==> flow/design.v <==
`timescale 1ns / 1ps
module Debouncer #(parameter CNT_BITS = 20) (
    input clk,
    input rst,
    input signal,   
    output reg signal_state,   
    output signal_up    
);
reg signal_sync_0;  always @(posedge clk) signal_sync_0 <= rst ? 1'b0 : signal;
reg signal_sync_1;  always @(posedge clk) signal_sync_1 <= rst ? 1'b0 : signal_sync_0;
reg [CNT_BITS-1:0] signal_cnt;
wire signal_idle = (signal_state==signal_sync_1);
wire signal_cnt_max = &signal_cnt;	 
always @(posedge clk)
if(rst)
begin
    signal_cnt <= 0;
    signal_state <= 1'b0;
end
else if(signal_idle)
    signal_cnt <= 0;   
else
begin
    signal_cnt <= signal_cnt + 1'b1;   
    if(signal_cnt_max) signal_state <= ~signal_state;   
end
assign signal_up   = ~signal_idle & signal_cnt_max &  signal_state;
endmodule
`timescale 10s / 1s
module clock_divisor #(parameter DIV_MAX = 50000000, parameter DIV_BITS = 26) (
    input clk_100MHz,
    input rst,
	 input reset,
    output reg clk_1Hz 
    );
reg[DIV_BITS-1:0] contador;
reg reset_last;
always @(posedge clk_100MHz)
begin
	if (rst)
	begin
		contador = 0;
		clk_1Hz <= 0;
		reset_last = 0;
	end
	else if (reset && reset != reset_last)
	begin
		contador = 0;
		clk_1Hz <= 0;
		reset_last = reset;
	end
	else
	begin
		if(contador != DIV_MAX)	
		begin
			contador = contador + 1 ; 
		end
		else
		begin
			contador = 0;
			clk_1Hz <= ~clk_1Hz; 
		end
		reset_last = reset;
	end
end
endmodule
`timescale 1ns / 1ps
module temporizador #(parameter DIV_MAX = 50000000, parameter DIV_BITS = 26) (
	 input clk_100MHz,
	 input rst,
    input[1:0]    value,
	 input   start_timer,
    output reg  t_expired, 
	 output reg reset
    );
reg[1:0] counter;
reg counting;
reg add_one;
reg add_one_last;
reg clk_1Hz_last;
wire clk_1Hz;
clock_divisor #(.DIV_MAX(DIV_MAX), .DIV_BITS(DIV_BITS)) clk_dev(
	.clk_100MHz(clk_100MHz),
	.rst(rst),
	.clk_1Hz(clk_1Hz),
	.reset(reset)
 );
always @(posedge clk_100MHz)
begin
	if(rst)
	begin
		counter = 0;
		counting = 0;
		add_one_last = 0;
		t_expired <= 0;
		reset <= 0;
	end
	else if(counting)
	begin
		if(add_one_last != add_one)
		begin
			add_one_last = add_one;
			counter = counter + 1;
		end
		else
		begin
			counter = counter;
		end
		if(counter >= value)
		begin
			t_expired <= 1;
			counting = 0;
			reset <= 0;
			add_one_last = add_one;
		end
		else
		begin
			reset <= 1;
			counting = 1;
			t_expired <= 0;
		end
	end
	else
	begin
		add_one_last = add_one;
		t_expired <= 0;
		if(start_timer)
		begin
			counting = 1;
			reset <= 1;
			counter = 0;
		end
		else
		begin
			counting =0;
			reset <= 0;
			counter = 0;	
		end
	end	
end
always @(posedge clk_100MHz)
begin
	if(rst)
	begin
		clk_1Hz_last <= 0;
		add_one <= 0;
	end
	else
	begin
		clk_1Hz_last <= clk_1Hz;
		if(clk_1Hz && !clk_1Hz_last)
			add_one <= ~ add_one;
	end
end
endmodule
`timescale 1ns / 1ps
module FSM(
    input clk,
    input rst,
    input ok,
    input t_expired,
	 input reset,
	 input [2:0] c_type,
    output reg [2:0]ing_type,
	 output reg start_timer,
	 output reg[7:3] ingredientes,
	 output reg cobrar,
	 output reg [2:0] c_type_saved
    );
  parameter INICIO  = 4'b0000,AGUA = 4'b0010,CAFE = 4'b0100, MILK  = 4'b0110,CHOCO = 4'b1000,AZUC = 4'b1010, COBRAR_WAIT = 4'b1111;
  parameter LAGUA = 4'b0001,LCAFE = 4'b0011, LMILK  = 4'b0101,LCHOCO = 4'b0111,LAZUC = 4'b1001, COBRAR = 4'b1011;
  reg   [3:0] state;
always @ (posedge clk)
begin  
if(rst)
begin
	state <=  INICIO;
	c_type_saved <= 0;
end
else if(reset == 1'b1)
begin
	state <=  INICIO;
end
else begin	
	case(state)
		  INICIO : if (ok == 1'b1)
					  begin
						  state <= LAGUA;
						  c_type_saved <= c_type;
					  end
					  else 
						  state <= INICIO;
		  LAGUA : state <= AGUA;
		  AGUA : if (t_expired) begin
						  state <= LCAFE; end
					  else 
						  state <= AGUA;
		  LCAFE: state <= CAFE;
		  CAFE :if (t_expired)begin
						  state <= LMILK; end
					  else 
						  state <= CAFE;
		  LMILK: state <= MILK;			  
		  MILK :if (t_expired) begin
						  state <= LCHOCO; end
					  else 
						  state <= MILK;
		  LCHOCO : state <= CHOCO;
		  CHOCO : if (t_expired) begin
						  state <= LAZUC; end
					  else 
						  state <= CHOCO;
		  LAZUC: state <= AZUC;
		  AZUC : if (t_expired) begin
						  state <= COBRAR; end
					  else 
						  state <= AZUC;
		  COBRAR: begin
					c_type_saved <= 0;
					state <= COBRAR_WAIT;
					end
		  COBRAR_WAIT: begin
					c_type_saved <= 0;
					state <= INICIO;
					end
		  default : state <= INICIO;
		 endcase
 end
end
always @(state) 
     begin
	  case(state)
      INICIO : begin
			ing_type =  3'b000;
			start_timer =  1'b0;
			ingredientes =  5'b00000;
			cobrar = 0;
               end
		LAGUA : begin
			 ing_type =  3'b001;
			 start_timer =  1'b0;
			 ingredientes =  5'b10000;
			 cobrar = 0;
             end
      AGUA : begin
			 ing_type =  3'b001;
			 start_timer =  1'b1;
			 ingredientes =  5'b10000;
			 cobrar = 0;
             end
		LCAFE : begin
             ing_type =  3'b010;
	          start_timer =  1'b0;
	          ingredientes =  5'b01000;
		       cobrar = 0;
             end
      CAFE : begin
             ing_type =  3'b010;
	          start_timer =  1'b1;
	          ingredientes =  5'b01000;
			    cobrar = 0;
             end
		LMILK: begin
             ing_type =  3'b011;
	          start_timer =  1'b0;
	          ingredientes =  5'b00100;
			    cobrar = 0;
             end		 
	   MILK: begin
             ing_type =  3'b011;
	          start_timer =  1'b1;
	          ingredientes =  5'b00100;
			    cobrar = 0;
             end
		LCHOCO : begin
				ing_type =  3'b100;
				start_timer =  1'b0;
				ingredientes =  5'b00010;
			   cobrar = 0;
				end
      CHOCO : begin
				ing_type =  3'b100;
				start_timer =  1'b1;
				ingredientes =  5'b00010;
			   cobrar = 0;
				end
		LAZUC : begin
			ing_type =  3'b101;
			start_timer=  1'b0;
			ingredientes=  5'b00001;
			cobrar = 0;
			end
      AZUC : begin
			ing_type =  3'b101;
			start_timer=  1'b1;
			ingredientes=  5'b00001;
			cobrar = 0;
			end
		COBRAR : begin
			ing_type =  3'b000;
			start_timer=  1'b0;
			ingredientes=  5'b00000;
			cobrar = 1;
			end
		COBRAR_WAIT : begin
			ing_type =  3'b000;
			start_timer=  1'b0;
			ingredientes=  5'b00000;
			cobrar = 0;
			end
     default : begin
					ing_type =  3'b000;
					start_timer=  1'b0;
               ingredientes =  5'b00000;
					cobrar = 0;
               end
    endcase
   end
 endmodule  
`timescale 1ns / 1ps
module Comparador(
	 input clk,
	 input rst,
    input [3:0] dinero,
    input [2:0] c_type,
    output reg ok,
    output reg [3:0] cambio
    );
reg [3:0] precio;
always @ (posedge clk)
begin
	case(c_type)
		3'b001: precio = 3;
		3'b010: precio = 4;
		3'b011: precio = 5;
		3'b100: precio = 7;
		default: precio = 0;	
	endcase
	if (rst)
	begin
		ok <= 0;
		cambio <= 0;
	end
	else if (precio !=0)
	begin
		if(dinero >= precio)
		begin
			ok <= 1;
			cambio  <= dinero - precio;
		end
      else
		begin
			ok <= 0;
			cambio <= 0;
		end
	end
	else
	begin
		ok <= 0;
		cambio <= 0;
	end
end
endmodule
`timescale 1ns / 1ps
module Contador(
	 input clk,
	 input rst,
    input one,
    input five,
    input reset,
    output reg [3:0] total
    );
	always @(posedge clk)
		if (rst || reset) total <= 0 ;
		else 
		begin
			if (one) total <= total + 1 ;
			if (five) total <= total + 5 ;
		end
endmodule
`timescale 1ns / 1ps
module SelectBebida(
    input [3:0] switches,
    output reg [2:0] c_type
    );
always @(*)
begin
	case (switches)
			4'b0001 : c_type = 3'b001;
			4'b0010 : c_type = 3'b010;
			4'b0100 : c_type = 3'b011;
			4'b1000 : c_type = 3'b100;
			default : c_type = 3'b000;
	endcase
end
endmodule
`timescale 1ns / 1ps
module TimeSelector(
    input [2:0] c_type,
    input [2:0] ing_type,
    output reg [1:0] t_value
    );
always @(*)
begin
		if (c_type == 3'b001)
			case(ing_type)
				3'b001: t_value = 2;
				3'b010: t_value = 3;
				3'b011: t_value = 0;
				3'b100: t_value = 0;
				3'b101: t_value = 1;
				default: t_value = 0;
			endcase
		else if (c_type == 3'b010)
			case(ing_type)
				3'b001: t_value = 2;
				3'b010: t_value = 2;
				3'b011: t_value = 1;
				3'b100: t_value = 0;
				3'b101: t_value = 1;
				default: t_value = 0;
			endcase
		else if (c_type == 3'b011)
			case(ing_type)
				3'b001: t_value = 2;
				3'b010: t_value = 1;
				3'b011: t_value = 2;
				3'b100: t_value = 0;
				3'b101: t_value = 1;
				default: t_value = 0;
			endcase
		else if (c_type == 3'b100)
			case(ing_type)
				3'b001: t_value = 1;
				3'b010: t_value = 1;
				3'b011: t_value = 1;
				3'b100: t_value = 2;
				3'b101: t_value = 1;
				default: t_value = 0;
			endcase
		else
			t_value = 0;	
end
endmodule
`timescale 1ns / 1ps
module binto7seg(
	 input clk,
	 input rst,
    input  [3:0] binary,
    output reg [6:0] seg
    );
always @(posedge clk)
if (rst)
seg <= 7'b1000000;
else
case (binary)
4'b0000 :       
seg <= 7'b1000000;
4'b0001 :    	 
seg <= 7'b1111001;
4'b0010 :  		 
seg <= 7'b0100100; 
4'b0011 : 		 
seg <= 7'b0110000;
4'b0100 :		 
seg <= 7'b0011001;
4'b0101 :		 
seg <= 7'b0010010;  
4'b0110 :		 
seg <= 7'b0000010;
4'b0111 :		 
seg <= 7'b1111000;
4'b1000 :     	 
seg <= 7'b0000000;
4'b1001 :    	 
seg <= 7'b0010000;
4'b1010 :  		 
seg <= 7'b0001000; 
4'b1011 : 		 
seg <= 7'b0000011;
4'b1100 :		 
seg <= 7'b1000110;
4'b1101 :		 
seg <= 7'b0100001;
4'b1110 :		 
seg <= 7'b0000110;
4'b1111 :		 
seg <= 7'b0001110;
endcase
endmodule
`timescale 1ns / 1ps
module deco(
	 input clk,
	 input rst,
    input [1:0] in,
    output reg [3:0] out
    );
always@(posedge clk)
begin
	if (rst)
	  out <= 4'b1111;
	else
	case (in)
	  2'b00 : out <= 4'b1110;
	  2'b01 : out <= 4'b1101;
	  2'b10 : out <= 4'b1011;
	  2'b11 : out <= 4'b0111;
	  default : out <= 0;
	endcase
end
endmodule
`timescale 1ns / 1ps
module seven_segment #(parameter SEG_BITS = 17) (
	 input clk,
	 input rst,
    input [3:0] in,
    output [6:0] seg,
    output [3:0] an
  );
reg [SEG_BITS-1:0] contador; 
reg [1:0] an_select;
reg [3:0] x;
reg [3:0] unidades;
reg decenas;
binto7seg toseg (
		.clk(clk),
		.rst(rst),
		.binary(x),
		.seg(seg)
);
deco deco (
		.clk(clk),
		.rst(rst),
		.in(an_select),
		.out(an)
);
always @(posedge clk)
if (rst)
begin
contador <= 0;
an_select <= 0;
x <= 0;
unidades <= 0;
decenas <= 0;
end
else
begin
contador <= contador + 1; 
if(&contador)
 begin
	if (in > 9)
	begin
		decenas <= 1;
		unidades <= in - 10;
	end
	else
	begin
		decenas <= 0;
		unidades <= in;
	end
	contador <= 0;
	an_select <= an_select + 1;
	case (an_select)
			2'b01 : x <= unidades;
			2'b10 : x <= decenas;
			2'b11 : x <= 0;
			2'b00 : x <= 0;
			default : x <= 0;
	endcase
 end
end
endmodule
`timescale 1ns / 1ps
module main(
    input clk,
    input rst,
    input btnl,
	 input btnd,
	 input btnr,
	 input btnp,
	 input [3:0] speed,
    output [7:0] led,
	 output [6:0] seg,
	 output [3:0] an
    );
localparam DB_BITS  = 10;    
localparam DIV_MAX  = 2999;  
localparam DIV_BITS = 12;
localparam SEG_BITS = 10;    
wire [3:0] bebida;
wire [3:0] total;
wire [3:0] cambio;
reg [3:0] display;
wire reset_wire; 
wire reset_contador_wire;
wire cobrar_wire;
wire cancel_wire; 
wire hundred_wire; 
wire five_hundred_wire;
wire [2:0] c_type;
wire [2:0] c_type_saved;
wire t_expired;
wire [2:0] ing_type;
wire [1:0] t_value;
wire on_temp;
wire start_timer;
wire ok;
assign led[1:0] = 2'b00;
Debouncer #(.CNT_BITS(DB_BITS)) coffee(
	.clk(clk),
	.rst(rst),
	.signal(speed[0]),
	.signal_state(bebida[0])
);
Debouncer #(.CNT_BITS(DB_BITS)) coffee_milk(
	.clk(clk),
	.rst(rst),
	.signal(speed[1]),
	.signal_state(bebida[1])
);
Debouncer #(.CNT_BITS(DB_BITS)) cappuc(
	.clk(clk),
	.rst(rst),
	.signal(speed[2]),
	.signal_state(bebida[2])
);
Debouncer #(.CNT_BITS(DB_BITS)) mocca(
	.clk(clk),
	.rst(rst),
	.signal(speed[3]),
	.signal_state(bebida[3])
);
Debouncer #(.CNT_BITS(DB_BITS)) cancel(
		.clk(clk),
	.rst(rst),
		.signal(btnd),
		.signal_state(cancel_wire)
);
Debouncer #(.CNT_BITS(DB_BITS)) reset(
		.clk(clk),
	.rst(rst),
		.signal(btnp),
		.signal_state(reset_wire)
);
Debouncer #(.CNT_BITS(DB_BITS)) hundred_coin(
		.clk(clk),
	.rst(rst),
		.signal(btnl),
		.signal_up(hundred_wire)
);
Debouncer #(.CNT_BITS(DB_BITS)) five_hundred_coin(
		.clk(clk),
	.rst(rst),
		.signal(btnr),
		.signal_up(five_hundred_wire)
);
SelectBebida selector(
	.switches(bebida),
	.c_type(c_type)
);
seven_segment #(.SEG_BITS(SEG_BITS)) seven_seg(
		.clk(clk),
	.rst(rst),
		.in(display),
		.seg(seg),
		.an(an)
);
Comparador comparador (
	.clk(clk),
	.rst(rst),
	.dinero(total),
	.c_type(c_type),
	.cambio(cambio),
	.ok(ok)
);
assign reset_contador_wire = cancel_wire||cobrar_wire;
Contador monedero(
		.clk(clk),
	.rst(rst),
		.one(hundred_wire),
		.five(five_hundred_wire),
		.reset(reset_contador_wire),
		.total(total)
);
temporizador #(.DIV_MAX(DIV_MAX), .DIV_BITS(DIV_BITS)) temp(
	.clk_100MHz(clk),
	.rst(rst),
	.value(t_value),
	.start_timer(start_timer),
	.t_expired(t_expired),	
	.reset(on_temp)
);
clock_divisor #(.DIV_MAX(DIV_MAX), .DIV_BITS(DIV_BITS)) clk_1Hz(
	.clk_100MHz(clk),
	.rst(rst),
	.clk_1Hz(led[2]),
	.reset(on_temp)
 );
TimeSelector time_select(
	.c_type(c_type_saved),
	.ing_type(ing_type),
	.t_value(t_value)
 );
FSM fsm(
		.clk(clk),
	.rst(rst),
		.ok(ok),
		.c_type(c_type),
		.t_expired(t_expired),
		.reset(reset_wire),
		.ing_type(ing_type),
		.start_timer(start_timer),
		.ingredientes(led[7:3]),
		.cobrar(cobrar_wire),
		.c_type_saved(c_type_saved)
    );
always@(posedge clk)
begin
	if(rst)
		display <= 0;
	else if(cambio !=0)
		display <= cambio;
	else
		display <= total;
end
endmodule
Reports on main
Tool output for the design above, in the order of the flow.
Line numbers count from 1 in the design file above.
Operators carry their Yosys type and port widths (W data, S select, Z words).
Library cell names are shortened.
A cell with n/a has no value.

inputs
  top module = main
  clock port = clk
  library = sky130hd
  corner = tt_025C_1v80

After elaboration
Source: Yosys, flattened and elaborated, memories not mapped. Widths are those after wreduce. Print and check cells do not count.
Yosys's memory passes give these memory sizes; they may raise the number of words (mostly to a power of two), join words into wider ones and drop unused or constant bits.

bit counts
  output and inout bits = 19
  RAM bits = 0
  bits in latches = 0
  memories kept = 2
  input port bits = 10
  word width x clocked read ports = 17
  bits in registers = 183
  elaborated cells = 235
  bits in read-only memories = 272

memories
  memory            words  bits a word  rd ports  write ports  RTL line  RTL
  (name not given)  16     10           1         0            232       case(state)
  (name not given)  16     7            1         0            456       case (binary)

operators by class
  multiply operators = 0
  bitwise gates (word level) = 28
  shifts and indexed selects = 0
  muxes and demuxes = 38
  $lt $le $gt $ge = 3
  equal/unequal tests = 46
  div/mod/pow operators = 0
  reductions and logical operators = 46
  $add $sub $neg = 17

operator list
  operator                 number
  $add A10 B1 Y10 const B  9
  $reduce_and A11 Y1       8
  $pmux W4 S12             1
  $reduce_or A2 Y1         19
  $reduce_and A10 Y1       3
  $not A1 Y1               24
  $add A12 B1 Y12 const B  2
  $ne A12 B12 Y1 const B   2
  $eq A4 B4 Y1 const B     6
  $pmux W3 S4              2
  $eq A4 B3 Y1 const B     5
  $mux W4                  5
  $eq A3 B2 Y1 const B     6
  $pmux W4 S4              1
  $mux W1                  15
  $mux W2                  7
  $eq A3 B3 Y1 const B     4
  $eq A4 B2 Y1 const B     3
  $pmux W4 S3              1
  $pmux W2 S2              3
  $eq A3 B1 Y1 const B     3
  $reduce_or A3 Y1         3
  $eq A1 B1 Y1             8
  $eq A4 B1 Y1 const B     2
  $reduce_bool A4 Y1       2
  $pmux W3 S2              1
  $pmux W2 S3              1
  $and A1 B1 Y1            4

Not listed: further kinds 22, cells in them 28.

Depth
Yosys ltp: most cells in a row. Word level: on the elaborated netlist, between registers, memories and ports. Mapped: between sequential cells and ports; inverters and the memories' decode and read muxes count.

depth
  depth in word-level cells = 10
  ABC_AREA = 0
  mapped depth = 11
  mapped depth without buffers = 10

Netlist
The flow's flattened synthesis, as Yosys stat reports it; memories are mapped. The netlist is that of the ABC_AREA named above (0 if unset); the other value can give another one.

cell types
  cell      number  total area (µm²)
  dfxtp_1   201     4.02E+03
  nor2_1    134     502.982
  xor2_1    54      472.954
  xnor2_1   48      420.403
  ha_1      33      412.896
  nand2_1   65      243.984
  a21oi_1   47      235.226
  nand3_1   46      230.221
  and3_1    27      168.912
  nor2b_1   26      162.656
  o21ai_0   29      145.139
  inv_1     35      131.376
  nor3_1    26      130.125
  nand4_1   17      106.352
  or3_1     14      87.584
  and4_1    9       78.826
  clkbuf_1  19      71.318
  nor4_1    8       50.048

Other cell types: 43; their cells: 104.

mapped netlist
  mapped cells = 942
  synthesis area = 8520.7 µm²
  sequential part of the area = 4023.9 µm²
  mapped flip-flops = 201

The figures by module come from a second, unflattened synthesis with its own total; it is not the netlist above.

unflattened totals
  cells (unflattened synthesis) = 987
  area (unflattened synthesis) = 9180.1 µm²

Rows give one instance, submodules left out.

modules
  module                        times used  cells  seq. area (µm²)  area (µm²)
  Debouncer #(CNT_BITS=10)      8           58     260.2            534.3
  clock_divisor                 2           66     280.3            613.1
  seven_segment #(SEG_BITS=10)  1           113    420.4            1032.2
  FSM                           1           103    340.3            937.1
  binto7seg                     1           44     140.1            451.7
  Comparador                    1           31     100.1            307.8
  temporizador                  1           31     140.1            306.5
  Contador                      1           18     80.1             188.9
  main                          1           20     80.1             180.2
  TimeSelector                  1           18     0.0              127.6
  deco                          1           8      80.1             111.4
  SelectBebida                  1           5      0.0              36.3

Timing after synthesis
Source: OpenSTA report_checks on the synthesized netlist (no wires, ideal clock, input and output delay 20% of the period each), path of least setup slack; recovery checks are left aside. Register names are those of the netlist, which keeps one name where synthesis merged equal registers.

timing post-synthesis
  path type = input-to-reg
  from = input rst
  to = register (name not given)
  driving pins on the path = 10
  setup time = 0.115 ns
  external input delay = 2.000 ns
  period = 10.0 ns
  data arrival time = 3.716 ns
  slack = 6.170 ns
  buffers on the path = 1
  path delay = 1.831 ns
  synthesis period reached = 3.83 ns

"path delay" = arrival - input delay + setup time.
"driving pins on the path" counts driving pins, that of a launching flip-flop among them; a cell with two outputs on the path counts twice.
"synthesis period reached" = period - worst setup slack (recovery checks aside). The figure is calculated, with input and output delays left at 20% of the set period.
Between the ends stands the longest chain of elaborated cells between them, by number of cells; it is not shown to be the way that was timed. Of several equally long chains one is given.
Each line given opens the expression or statement behind the cell; cells for indexed reads and writes are added by Yosys, which also makes memories of some case tables.

between the ends, post-synthesis
  cells stage by stage = clkbuf_1 or2_2 a21oi_1 o21a_1 o21a_1 ha_1 and3b_1 o21ai_0 a21oi_1 o21a_1
  length of the longest elaborated chain = 2
  elaborated cells between the ends (all ways) = 2

ends and longest elaborated chain, post-synthesis
  element           RTL line  RTL
  from (decl)       576       input rst,
  $reduce_or A2 Y1  n/a
  $mux W4           n/a

Path in the finished layout
From the final timing report of run A: the path of least setup slack in the routed layout; clock arrival at registers is part of the times.

timing post-layout
  path type = input-to-reg
  from = input rst
  to = register temp.clk_dev.contador[5]
  data arrival time = 4.22 ns
  driving pins on the path = 6
  setup time = 0.11 ns
  period = 10.0 ns
  buffers on the path = 2
  external input delay = 2.00 ns
  slack = 6.16 ns

Between the ends stands the longest chain of elaborated cells between them, by number of cells; it is not shown to be the way that was timed. Of several equally long chains one is given.
At most two assigning lines are given for a register; there are more.

between the ends, post-layout
  cells stage by stage = buf_2 buf_4 inv_1 o21ai_1 nand2b_2 nor2_1
  length of the longest elaborated chain = 1
  elaborated cells between the ends (all ways) = 1

ends and longest elaborated chain, post-layout
  element           RTL line  RTL
  from (decl)       576       input rst,
  $reduce_or A3 Y1  n/a
  to (assign)       42        contador = 0;
  to (assign)       56        contador = contador + 1 ;
  to (decl)         36        reg[DIV_BITS-1:0] contador;

Measured data: module main, platform sky130hd, 5 stored runs of the flow under differing settings, order arbitrary. Input and output delays are each 20% of the period that was set; the output load is 0.01 pF.
"achieved clock period (ns)": clock period set for the run, less the worst setup slack. It is reckoned from that one timing run; input and output delays stay at 20% of the period that was set.
"worst setup path time (ns)" = time allowed to the worst setup path (clock period - input delay - output delay, where it has them) - its slack; a late launch clock adds to it, a late capture clock takes from it.
By "finish__power__total" is meant OpenSTA's value without simulated activity: inputs other than the clock are taken to toggle once in ten clock periods, and the tool carries that through the logic.

settings of run A
{
  "CELL_PAD_IN_SITES_DETAIL_PLACEMENT": 1,
  "CORE_ASPECT_RATIO": 0.51,
  "CORE_MARGIN": 5,
  "period_ns": 10.0,
  "CAP_MARGIN": 20,
  "CORE_UTILIZATION": 40,
  "SLEW_MARGIN": 20
}
report of run A
yosys chip area after synthesis (um^2): 8520.7
finish__design__die__area: 24487.5
finish__design__instance__utilization: 0.4579
finish__timing__setup__ws: 6.160
finish__power__total: 1.604e-03
achieved clock period (ns): 3.840
worst setup path time (ns): 1.84
worst setup path kind: input-to-reg

settings of run B
{
  "CELL_PAD_IN_SITES_DETAIL_PLACEMENT": 0,
  "CORE_ASPECT_RATIO": 0.51,
  "CORE_MARGIN": 6,
  "CTS_CLUSTER_DIAMETER": 50,
  "CTS_CLUSTER_SIZE": 38,
  "GPL_ROUTABILITY_DRIVEN": 0,
  "GPL_TIMING_DRIVEN": 0,
  "MAX_ROUTING_LAYER": "met5",
  "MIN_ROUTING_LAYER": "met2",
  "PLACE_DENSITY": 0.6,
  "SLEW_MARGIN": 0,
  "TNS_END_PERCENT": 5,
  "period_ns": 4.16,
  "CAP_MARGIN": 20,
  "CORE_UTILIZATION": 40
}
report of run B
yosys chip area after synthesis (um^2): 8520.7
finish__design__die__area: 25148.7
finish__design__instance__utilization: 0.4709
finish__timing__setup__ws: 1.489
finish__power__total: 3.651e-03
achieved clock period (ns): 2.671
worst setup path time (ns): 2.67
worst setup path kind: reg-to-reg

settings of run C
{
  "CAP_MARGIN": 35,
  "CORE_MARGIN": 9,
  "CORE_UTILIZATION": 48,
  "CTS_CLUSTER_DIAMETER": 380,
  "GPL_TIMING_DRIVEN": 0,
  "PLACE_DENSITY": 0.54,
  "TNS_END_PERCENT": 70,
  "period_ns": 5.64,
  "SLEW_MARGIN": 20
}
report of run C
yosys chip area after synthesis (um^2): 8520.7
finish__design__die__area: 22872.0
finish__design__instance__utilization: 0.5650
finish__timing__setup__ws: 2.796
finish__power__total: 2.940e-03
achieved clock period (ns): 2.844
worst setup path time (ns): 1.72
worst setup path kind: input-to-reg

settings of run D
{
  "CELL_PAD_IN_SITES_GLOBAL_PLACEMENT": 2,
  "CORE_UTILIZATION": 45,
  "CTS_CLUSTER_DIAMETER": 143,
  "GPL_ROUTABILITY_DRIVEN": 0,
  "MIN_ROUTING_LAYER": "met2",
  "PLACE_DENSITY_LB_ADDON": 0.04,
  "SLEW_MARGIN": 30,
  "period_ns": 4.45,
  "CAP_MARGIN": 20,
  "CORE_MARGIN": 2
}
report of run D
yosys chip area after synthesis (um^2): 8520.7
finish__design__die__area: 20052.0
finish__design__instance__utilization: 0.5189
finish__timing__setup__ws: 1.742
finish__power__total: 3.729e-03
achieved clock period (ns): 2.708
worst setup path time (ns): 2.71
worst setup path kind: reg-to-reg

settings of run E
{
  "CELL_PAD_IN_SITES_DETAIL_PLACEMENT": 1,
  "CORE_ASPECT_RATIO": 0.51,
  "CORE_MARGIN": 6,
  "CTS_CLUSTER_SIZE": 82,
  "TNS_END_PERCENT": 40,
  "period_ns": 10.0,
  "CAP_MARGIN": 20,
  "CORE_UTILIZATION": 40,
  "SLEW_MARGIN": 20
}
report of run E
yosys chip area after synthesis (um^2): 8520.7
finish__design__die__area: 25148.7
finish__design__instance__utilization: 0.4764
finish__timing__setup__ws: 6.316
finish__power__total: 1.707e-03
achieved clock period (ns): 3.684
worst setup path time (ns): 1.68
worst setup path kind: input-to-reg
